==> flow/design.v <==
`timescale 1ns / 1ps
module gain_core #(
    parameter integer DWIDTH = 16,  
    parameter integer GWIDTH = 16,  
    parameter integer FBITS  = 12   
)(
    input  wire                     clk,
    input  wire                     rst_n,      
    input  wire                     ce,         
    input  wire                     en,         
    input  wire signed [DWIDTH-1:0] data_i,     
    input  wire signed [GWIDTH-1:0] data_gain,  
    output reg  signed [DWIDTH-1:0] data_o      
);
    wire signed [DWIDTH+GWIDTH-1:0] mult_raw;
    wire signed [DWIDTH+GWIDTH-1:0] mult_rounded;
    wire signed [DWIDTH+GWIDTH-1-FBITS:0] mult_scaled;
    localparam signed [DWIDTH-1:0] MAX_VAL = {1'b0, {(DWIDTH-1){1'b1}}};  
    localparam signed [DWIDTH-1:0] MIN_VAL = {1'b1, {(DWIDTH-1){1'b0}}};  
    assign mult_raw = data_i * data_gain;
    assign mult_rounded = mult_raw + (1 << (FBITS-1));
    assign mult_scaled = mult_rounded >>> FBITS;
    always @(posedge clk) begin
        if (!rst_n) begin
            data_o <= 0;
        end else if (ce) begin
            if (!en) begin
                data_o <= data_i;
            end else begin
                if (mult_scaled > MAX_VAL) begin
                    data_o <= MAX_VAL;
                end else if (mult_scaled < MIN_VAL) begin
                    data_o <= MIN_VAL;
                end else begin
                    data_o <= mult_scaled[DWIDTH-1:0];
                end
            end
        end
    end
endmodule
`timescale 1ns / 1ps
module axis_gain_wrapper #(
    parameter integer C_S_AXI_DATA_WIDTH = 32,
    parameter integer C_S_AXI_ADDR_WIDTH = 4,
    parameter integer AUDIO_WIDTH        = 16,
    parameter integer GAIN_FBITS         = 12
)(
    input  wire aclk,
    input  wire aresetn,
    input  wire [31:0] s_axis_tdata,
    input  wire        s_axis_tlast,
    input  wire        s_axis_tvalid,
    output wire        s_axis_tready,
    output wire [31:0] m_axis_tdata,
    output wire        m_axis_tlast,
    output wire        m_axis_tvalid,
    input  wire        m_axis_tready,
    input  wire [C_S_AXI_ADDR_WIDTH-1:0] s_axi_awaddr,
    input  wire                          s_axi_awvalid,
    output reg                           s_axi_awready,
    input  wire [C_S_AXI_DATA_WIDTH-1:0] s_axi_wdata,
    input  wire [3:0]                    s_axi_wstrb,
    input  wire                          s_axi_wvalid,
    output reg                           s_axi_wready,
    output reg  [1:0]                    s_axi_bresp,
    output reg                           s_axi_bvalid,
    input  wire                          s_axi_bready,
    input  wire [C_S_AXI_ADDR_WIDTH-1:0] s_axi_araddr,
    input  wire                          s_axi_arvalid,
    output reg                           s_axi_arready,
    output reg  [C_S_AXI_DATA_WIDTH-1:0] s_axi_rdata,
    output reg  [1:0]                    s_axi_rresp,
    output reg                           s_axi_rvalid,
    input  wire                          s_axi_rready
);
    reg [31:0] reg_control;
    reg [31:0] reg_gain_l;
    reg [31:0] reg_gain_r;
    wire [1:0] addr_w = s_axi_awaddr[3:2];
    wire [1:0] addr_r = s_axi_araddr[3:2];
    always @(posedge aclk) begin
        if (!aresetn) begin
            s_axi_awready <= 1'b0;
            s_axi_wready  <= 1'b0;
            s_axi_bvalid  <= 1'b0;
            s_axi_bresp   <= 2'b00;
            reg_control <= 32'b0;
            reg_gain_l  <= 32'h0000_1000;  
            reg_gain_r  <= 32'h0000_1000;
        end else begin
            if (!s_axi_awready && s_axi_awvalid && s_axi_wvalid) begin
                s_axi_awready <= 1'b1;
                s_axi_wready  <= 1'b1;
                case (addr_w)
                    2'h0: reg_control <= s_axi_wdata;
                    2'h1: reg_gain_l  <= s_axi_wdata;
                    2'h2: reg_gain_r  <= s_axi_wdata;
                    default: ;
                endcase
            end else begin
                s_axi_awready <= 1'b0;
                s_axi_wready  <= 1'b0;
            end
            if (s_axi_awready && !s_axi_bvalid) begin
                s_axi_bvalid <= 1'b1;
                s_axi_bresp  <= 2'b00;
            end else if (s_axi_bready) begin
                s_axi_bvalid <= 1'b0;
            end
        end
    end
    always @(posedge aclk) begin
        if (!aresetn) begin
            s_axi_arready <= 1'b0;
            s_axi_rvalid  <= 1'b0;
            s_axi_rdata   <= 32'b0;
            s_axi_rresp   <= 2'b00;
        end else begin
            if (!s_axi_arready && s_axi_arvalid) begin
                s_axi_arready <= 1'b1;
                s_axi_rvalid  <= 1'b1;
                case (addr_r)
                    2'h0: s_axi_rdata <= reg_control;
                    2'h1: s_axi_rdata <= reg_gain_l;
                    2'h2: s_axi_rdata <= reg_gain_r;
                    default: s_axi_rdata <= 32'b0;
                endcase
            end else begin
                s_axi_arready <= 1'b0;
                if (s_axi_rvalid && s_axi_rready)
                    s_axi_rvalid <= 1'b0;
            end
        end
    end
    reg valid_d;
    reg last_d;
    wire stream_ready = m_axis_tready || !valid_d;
    assign s_axis_tready = stream_ready;
    assign m_axis_tvalid = valid_d;
    assign m_axis_tlast  = last_d;
    wire core_ce     = stream_ready;
    wire gain_enable = reg_control[0];
    gain_core #(
        .DWIDTH(AUDIO_WIDTH),
        .GWIDTH(16),
        .FBITS (GAIN_FBITS)
    ) u_gain_l (
        .clk       (aclk),
        .rst_n     (aresetn),
        .ce        (core_ce),
        .en        (gain_enable),
        .data_i    (s_axis_tdata[15:0]),
        .data_gain (reg_gain_l[15:0]),
        .data_o    (m_axis_tdata[15:0])
    );
    gain_core #(
        .DWIDTH(AUDIO_WIDTH),
        .GWIDTH(16),
        .FBITS (GAIN_FBITS)
    ) u_gain_r (
        .clk       (aclk),
        .rst_n     (aresetn),
        .ce        (core_ce),
        .en        (gain_enable),
        .data_i    (s_axis_tdata[31:16]),
        .data_gain (reg_gain_r[15:0]),
        .data_o    (m_axis_tdata[31:16])
    );
    always @(posedge aclk) begin
        if (!aresetn) begin
            valid_d <= 1'b0;
            last_d  <= 1'b0;
        end else if (stream_ready) begin
            valid_d <= s_axis_tvalid;
            last_d  <= s_axis_tlast;
        end
    end
endmodule
**Tool chain data of axis_gain_wrapper**

The steps from the RTL of axis_gain_wrapper to its reports follow in flow order.
Lines are those of the file above, counted from 1.
Operators carry their Yosys type and port widths (W data, S select, Z words).
The mark - stands for no value.

- Top: axis_gain_wrapper
- Clock input: aclk
- Cell library: sky130hd
- Timing corner: tt_025C_1v80

**Word-level counts**

Counts by Yosys on the flattened word-level netlist (proc, flatten, opt, wreduce; memories kept). Register bits leave out memories and registers merged into their read ports (data or address). Print and check cells are left out. Cells with the same type and inputs are merged into one.

- Flip-flop bits (word level): 166
- Input bits: 86
- Output and inout port bits: 76
- Cells after elaboration: 54

- Add/subtract/negate cells: 2
- $mul: 2
- $lt $le $gt $ge: 4
- Equality and inequality tests: 4
- Mux-type cells: 13
- Reduce/logical cells: 17

Operator list:

| cell | count |
|---|---|
| $mul A16 B16 Y32 | 2 |
| $pmux W32 S3 | 1 |
| $mux W16 | 6 |
| $add A32 B13 Y32 const B | 2 |
| $gt A20 B16 Y1 const B | 2 |
| $lt A20 B16 Y1 const B | 2 |
| $reduce_and A2 Y1 | 3 |
| $mux W1 | 6 |
| $logic_and A1 B1 Y1 | 5 |
| $logic_not A1 Y1 | 4 |
| $eq A2 B1 Y1 const B | 2 |
| $eq A2 B2 Y1 const B | 2 |
| $logic_not A2 Y1 | 2 |
| $reduce_bool A2 Y1 | 2 |
| $logic_or A1 B1 Y1 | 1 |

**Logic depth**

Yosys ltp: most cells in a row. Word level: on the elaborated netlist, between registers, memories and ports. Mapped: between sequential cells and ports; inverters and the memories' decode and read muxes count.

- Word-level depth: 6
- ABC_AREA: 0
- Mapped depth: 27
- Gate-level depth less buffers: 23

**Netlist**

The flow's flattened synthesis, as Yosys stat reports it; memories are mapped. The netlist is that of the ABC_AREA named above (0 if unset); the other value can give another one.
Totals and module areas in this step are rounded.

Cells by type:

| type | count | total area (µm²) |
|---|---|---|
| sky130_fd_sc_hd__fa_1 | 524 | 1.05E+04 |
| sky130_fd_sc_hd__dfxtp_1 | 166 | 3.32E+03 |
| sky130_fd_sc_hd__inv_1 | 581 | 2.18E+03 |
| sky130_fd_sc_hd__ha_1 | 154 | 1.93E+03 |
| sky130_fd_sc_hd__nand2_1 | 490 | 1.84E+03 |
| sky130_fd_sc_hd__and2_1 | 237 | 1.48E+03 |
| sky130_fd_sc_hd__a21oi_1 | 188 | 940.902 |
| sky130_fd_sc_hd__clkbuf_1 | 149 | 559.286 |
| sky130_fd_sc_hd__nor2_1 | 118 | 442.925 |
| sky130_fd_sc_hd__xnor2_1 | 43 | 376.611 |
| sky130_fd_sc_hd__mux2i_1 | 34 | 340.326 |
| sky130_fd_sc_hd__a211oi_1 | 39 | 292.781 |
| sky130_fd_sc_hd__o21ai_0 | 52 | 260.25 |
| sky130_fd_sc_hd__a21o_1 | 24 | 180.173 |
| sky130_fd_sc_hd__xor2_1 | 19 | 166.41 |
| sky130_fd_sc_hd__o21a_1 | 17 | 127.622 |
| sky130_fd_sc_hd__o21ai_1 | 21 | 105.101 |
| sky130_fd_sc_hd__nand2b_1 | 14 | 87.584 |

Not listed: further types 46, cells in them 132.

- Mapped cells: 3,002
- Chip area (Yosys): 26,100 µm²
- Sequential part of the area: 3,320 µm²
- Flip-flop cells: 166
- Buffer cells: 166

By module: a second synthesis without flattening, with its own total; a netlist apart from the flattened one above.

- Cell total of the unflattened synthesis: 2,946
- Area (unflattened synthesis): 27,200 µm²

Each row is one instance without its submodules.

By module:

| module | times used | cells | area (µm²) | sequential area (µm²) |
|---|---|---|---|---|
| gain_core | 2 | 1,192 | 10,700 | 320 |
| axis_gain_wrapper | 1 | 562 | 5,740 | 2,680 |

**Path before layout**

Path of least setup slack by OpenSTA after synthesis, without wires, with an ideal clock, recovery checks aside; 20% of the period is set as input and as output delay. Where synthesis merged equal registers, the netlist keeps one of their names.

- Path type: input-to-reg
- Start: input s_axis_tdata[15]
- End: register u_gain_l.data_o[2]
- Clock period: 8.0 ns
- Input delay: 1.600 ns
- Library setup time: 0.123 ns
- Time at the first pin: 1.600 ns
- Arrival time: 7.867 ns
- Required time: 7.877 ns
- Path slack: 0.011 ns
- Path delay: 6.390 ns
- Driving pins on the path: 26
- Path buffers: 3
- Synthesis period reached: 7.989 ns

"path delay" is the arrival time less input delay plus setup time.
"driving pins on the path": output pins that drive a net of the path, with the launching flip-flop's if there is one; two outputs of one cell count as two.
"synthesis period reached" is the clock period less the worst setup slack; recovery checks do not enter. This is arithmetic on one report: input and output delays are still those of the set period (20% each).
Between the ends stands the longest chain of elaborated cells between them, by number of cells; it is not shown to be the way that was timed. Of several equally long chains one is given.
A line is the first line of the expression or statement that the cell stems from. Yosys adds cells for indexed reads and writes and turns some case tables into memories.
At most two assigning lines are given for a register; there are more.

- Cell sequence: sky130_fd_sc_hd__clkbuf_1 > sky130_fd_sc_hd__clkbuf_1 > sky130_fd_sc_hd__nand2_1 > sky130_fd_sc_hd__fa_1 > sky130_fd_sc_hd__inv_1 > sky130_fd_sc_hd__fa_1 > sky130_fd_sc_hd__inv_1 > sky130_fd_sc_hd__fa_1 > sky130_fd_sc_hd__inv_1 > sky130_fd_sc_hd__fa_1 > sky130_fd_sc_hd__inv_1 > sky130_fd_sc_hd__fa_1 > sky130_fd_sc_hd__inv_1 > sky130_fd_sc_hd__fa_1 > sky130_fd_sc_hd__ha_1 > sky130_fd_sc_hd__nand4_1 > sky130_fd_sc_hd__or2_2 > sky130_fd_sc_hd__nor2_1 > sky130_fd_sc_hd__o211ai_1 > sky130_fd_sc_hd__nand2_1 > sky130_fd_sc_hd__nor2_1 > sky130_fd_sc_hd__xnor2_1 > sky130_fd_sc_hd__o31ai_1 > sky130_fd_sc_hd__buf_2 > sky130_fd_sc_hd__o21a_1 > sky130_fd_sc_hd__o21ai_0
- Length of the longest elaborated chain: 6
- Elaborated cells between the ends (all ways): 7
- RTL lines with such cells: 5
- Classes of those cells: 1 x add/sub; 1 x mul; 2 x compare; 3 x mux

RTL lines, path after synthesis:

| item | RTL line | RTL |
|---|---|---|
| from (decl) | 50 | `input  wire [31:0] s_axis_tdata,` |
| $mul A16 B16 Y32 | 20 | `assign mult_raw = data_i * data_gain;` |
| $add A32 B13 Y32 | 21 | `assign mult_rounded = mult_raw + (1 << (FBITS-1));` |
| $lt A20 B16 Y1 | 32 | `end else if (mult_scaled < MIN_VAL) begin` |
| $mux W16 | 32 |  |
| $mux W16 | 30 | `if (mult_scaled > MAX_VAL) begin` |
| $mux W16 | 27 | `if (!en) begin` |
| to (assign) | 28 | `data_o <= data_i;` |
| to (assign) | 35 | `data_o <= mult_scaled[DWIDTH-1:0];` |
| to (decl) | 13 | `output reg  signed [DWIDTH-1:0] data_o` |

**Worst path after layout**

From the final timing report of run A: the path of least setup slack in the routed layout; clock arrival at registers is part of the times.

- Path type: input-to-reg
- Start: input s_axis_tdata[25]
- End: register u_gain_r.data_o[0]
- Clock period: 6.64 ns
- Input delay: 1.33 ns
- Library setup time: 0.10 ns
- Time at the first pin: 1.33 ns
- Arrival time: 7.69 ns
- Required time: 7.00 ns
- Path slack: -0.69 ns
- Driving pins on the path: 26
- Path buffers: 5

Between the ends stands the longest chain of elaborated cells between them, by number of cells; it is not shown to be the way that was timed. Of several equally long chains one is given.
At most two assigning lines are given for a register; there are more.

- Cell sequence: sky130_fd_sc_hd__buf_2 > sky130_fd_sc_hd__buf_6 > sky130_fd_sc_hd__nand2_1 > sky130_fd_sc_hd__fa_2 > sky130_fd_sc_hd__fa_2 > sky130_fd_sc_hd__fa_1 > sky130_fd_sc_hd__inv_2 > sky130_fd_sc_hd__fa_2 > sky130_fd_sc_hd__fa_1 > sky130_fd_sc_hd__inv_2 > sky130_fd_sc_hd__fa_1 > sky130_fd_sc_hd__inv_2 > sky130_fd_sc_hd__ha_4 > sky130_fd_sc_hd__nand4_1 > sky130_fd_sc_hd__a211oi_2 > sky130_fd_sc_hd__a22oi_2 > sky130_fd_sc_hd__buf_12 > sky130_fd_sc_hd__a21boi_4 > sky130_fd_sc_hd__a311oi_4 > sky130_fd_sc_hd__buf_4 > sky130_fd_sc_hd__o31a_4 > sky130_fd_sc_hd__xor2_2 > sky130_fd_sc_hd__a41o_4 > sky130_fd_sc_hd__buf_12 > sky130_fd_sc_hd__a21oi_4 > sky130_fd_sc_hd__o21ai_1
- Length of the longest elaborated chain: 6
- Elaborated cells between the ends (all ways): 7
- RTL lines with such cells: 5
- Classes of those cells: 1 x add/sub; 1 x mul; 2 x compare; 3 x mux

RTL lines, path post-layout:

| item | RTL line | RTL |
|---|---|---|
| from (decl) | 50 | `input  wire [31:0] s_axis_tdata,` |
| $mul A16 B16 Y32 | 20 | `assign mult_raw = data_i * data_gain;` |
| $add A32 B13 Y32 | 21 | `assign mult_rounded = mult_raw + (1 << (FBITS-1));` |
| $lt A20 B16 Y1 | 32 | `end else if (mult_scaled < MIN_VAL) begin` |
| $mux W16 | 32 |  |
| $mux W16 | 30 | `if (mult_scaled > MAX_VAL) begin` |
| $mux W16 | 27 | `if (!en) begin` |
| to (assign) | 28 | `data_o <= data_i;` |
| to (assign) | 35 | `data_o <= mult_scaled[DWIDTH-1:0];` |
| to (decl) | 13 | `output reg  signed [DWIDTH-1:0] data_o` |

Design axis_gain_wrapper on sky130hd. What follows are 3 stored runs of the flow, each under its own settings; their order means nothing. The constraints put input and output delay at 20% of the set period each and load the outputs with 0.01 pF.
By "total power of the final layout" is meant OpenSTA's value without simulated activity: inputs other than the clock are taken to toggle once in ten clock periods, and the tool carries that through the logic.
The measured numbers are rounded.

### Run A

Settings: `CELL_PAD_IN_SITES_GLOBAL_PLACEMENT=1`, `CORE_ASPECT_RATIO=1.92`, `CORE_UTILIZATION=46`, `CTS_CLUSTER_SIZE=73`, `GPL_ROUTABILITY_DRIVEN=0`, `GPL_TIMING_DRIVEN=1`, `MIN_ROUTING_LAYER=met2`, `PLACE_DENSITY_LB_ADDON=0.04`, `TNS_END_PERCENT=55`, `period_ns=6.64`, `CAP_MARGIN=20`, `CORE_MARGIN=2`, `SLEW_MARGIN=20`

- Setup slack of the worst path: -0.690 ns
- Utilization in the final report: 0.599
- Die outline area: 58,800 µm²
- Netlist area reported by Yosys: 26,100 µm²
- Total power of the final layout: 0.00472 W

### Run B

Settings: `period_ns=9.14`, `CAP_MARGIN=20`, `CORE_MARGIN=2`, `CORE_UTILIZATION=40`, `SLEW_MARGIN=20`

- Setup slack of the worst path: 0.712 ns
- Utilization in the final report: 0.456
- Die outline area: 67,300 µm²
- Netlist area reported by Yosys: 26,100 µm²
- Total power of the final layout: 0.00275 W

### Run C

Settings: `CAP_MARGIN=0`, `CELL_PAD_IN_SITES_DETAIL_PLACEMENT=1`, `CELL_PAD_IN_SITES_GLOBAL_PLACEMENT=3`, `CORE_ASPECT_RATIO=1.51`, `CORE_UTILIZATION=46`, `CTS_CLUSTER_DIAMETER=229`, `CTS_CLUSTER_SIZE=85`, `GPL_ROUTABILITY_DRIVEN=1`, `HOLD_SLACK_MARGIN=-0.05`, `MAX_ROUTING_LAYER=met4`, `PLACE_DENSITY=0.77`, `SETUP_SLACK_MARGIN=-0.73`, `SLEW_MARGIN=10`, `TNS_END_PERCENT=95`, `period_ns=8.14`, `CORE_MARGIN=2`

- Setup slack of the worst path: 0.010 ns
- Utilization in the final report: 0.546
- Die outline area: 58,700 µm²
- Netlist area reported by Yosys: 26,100 µm²
- Total power of the final layout: 0.00339 W
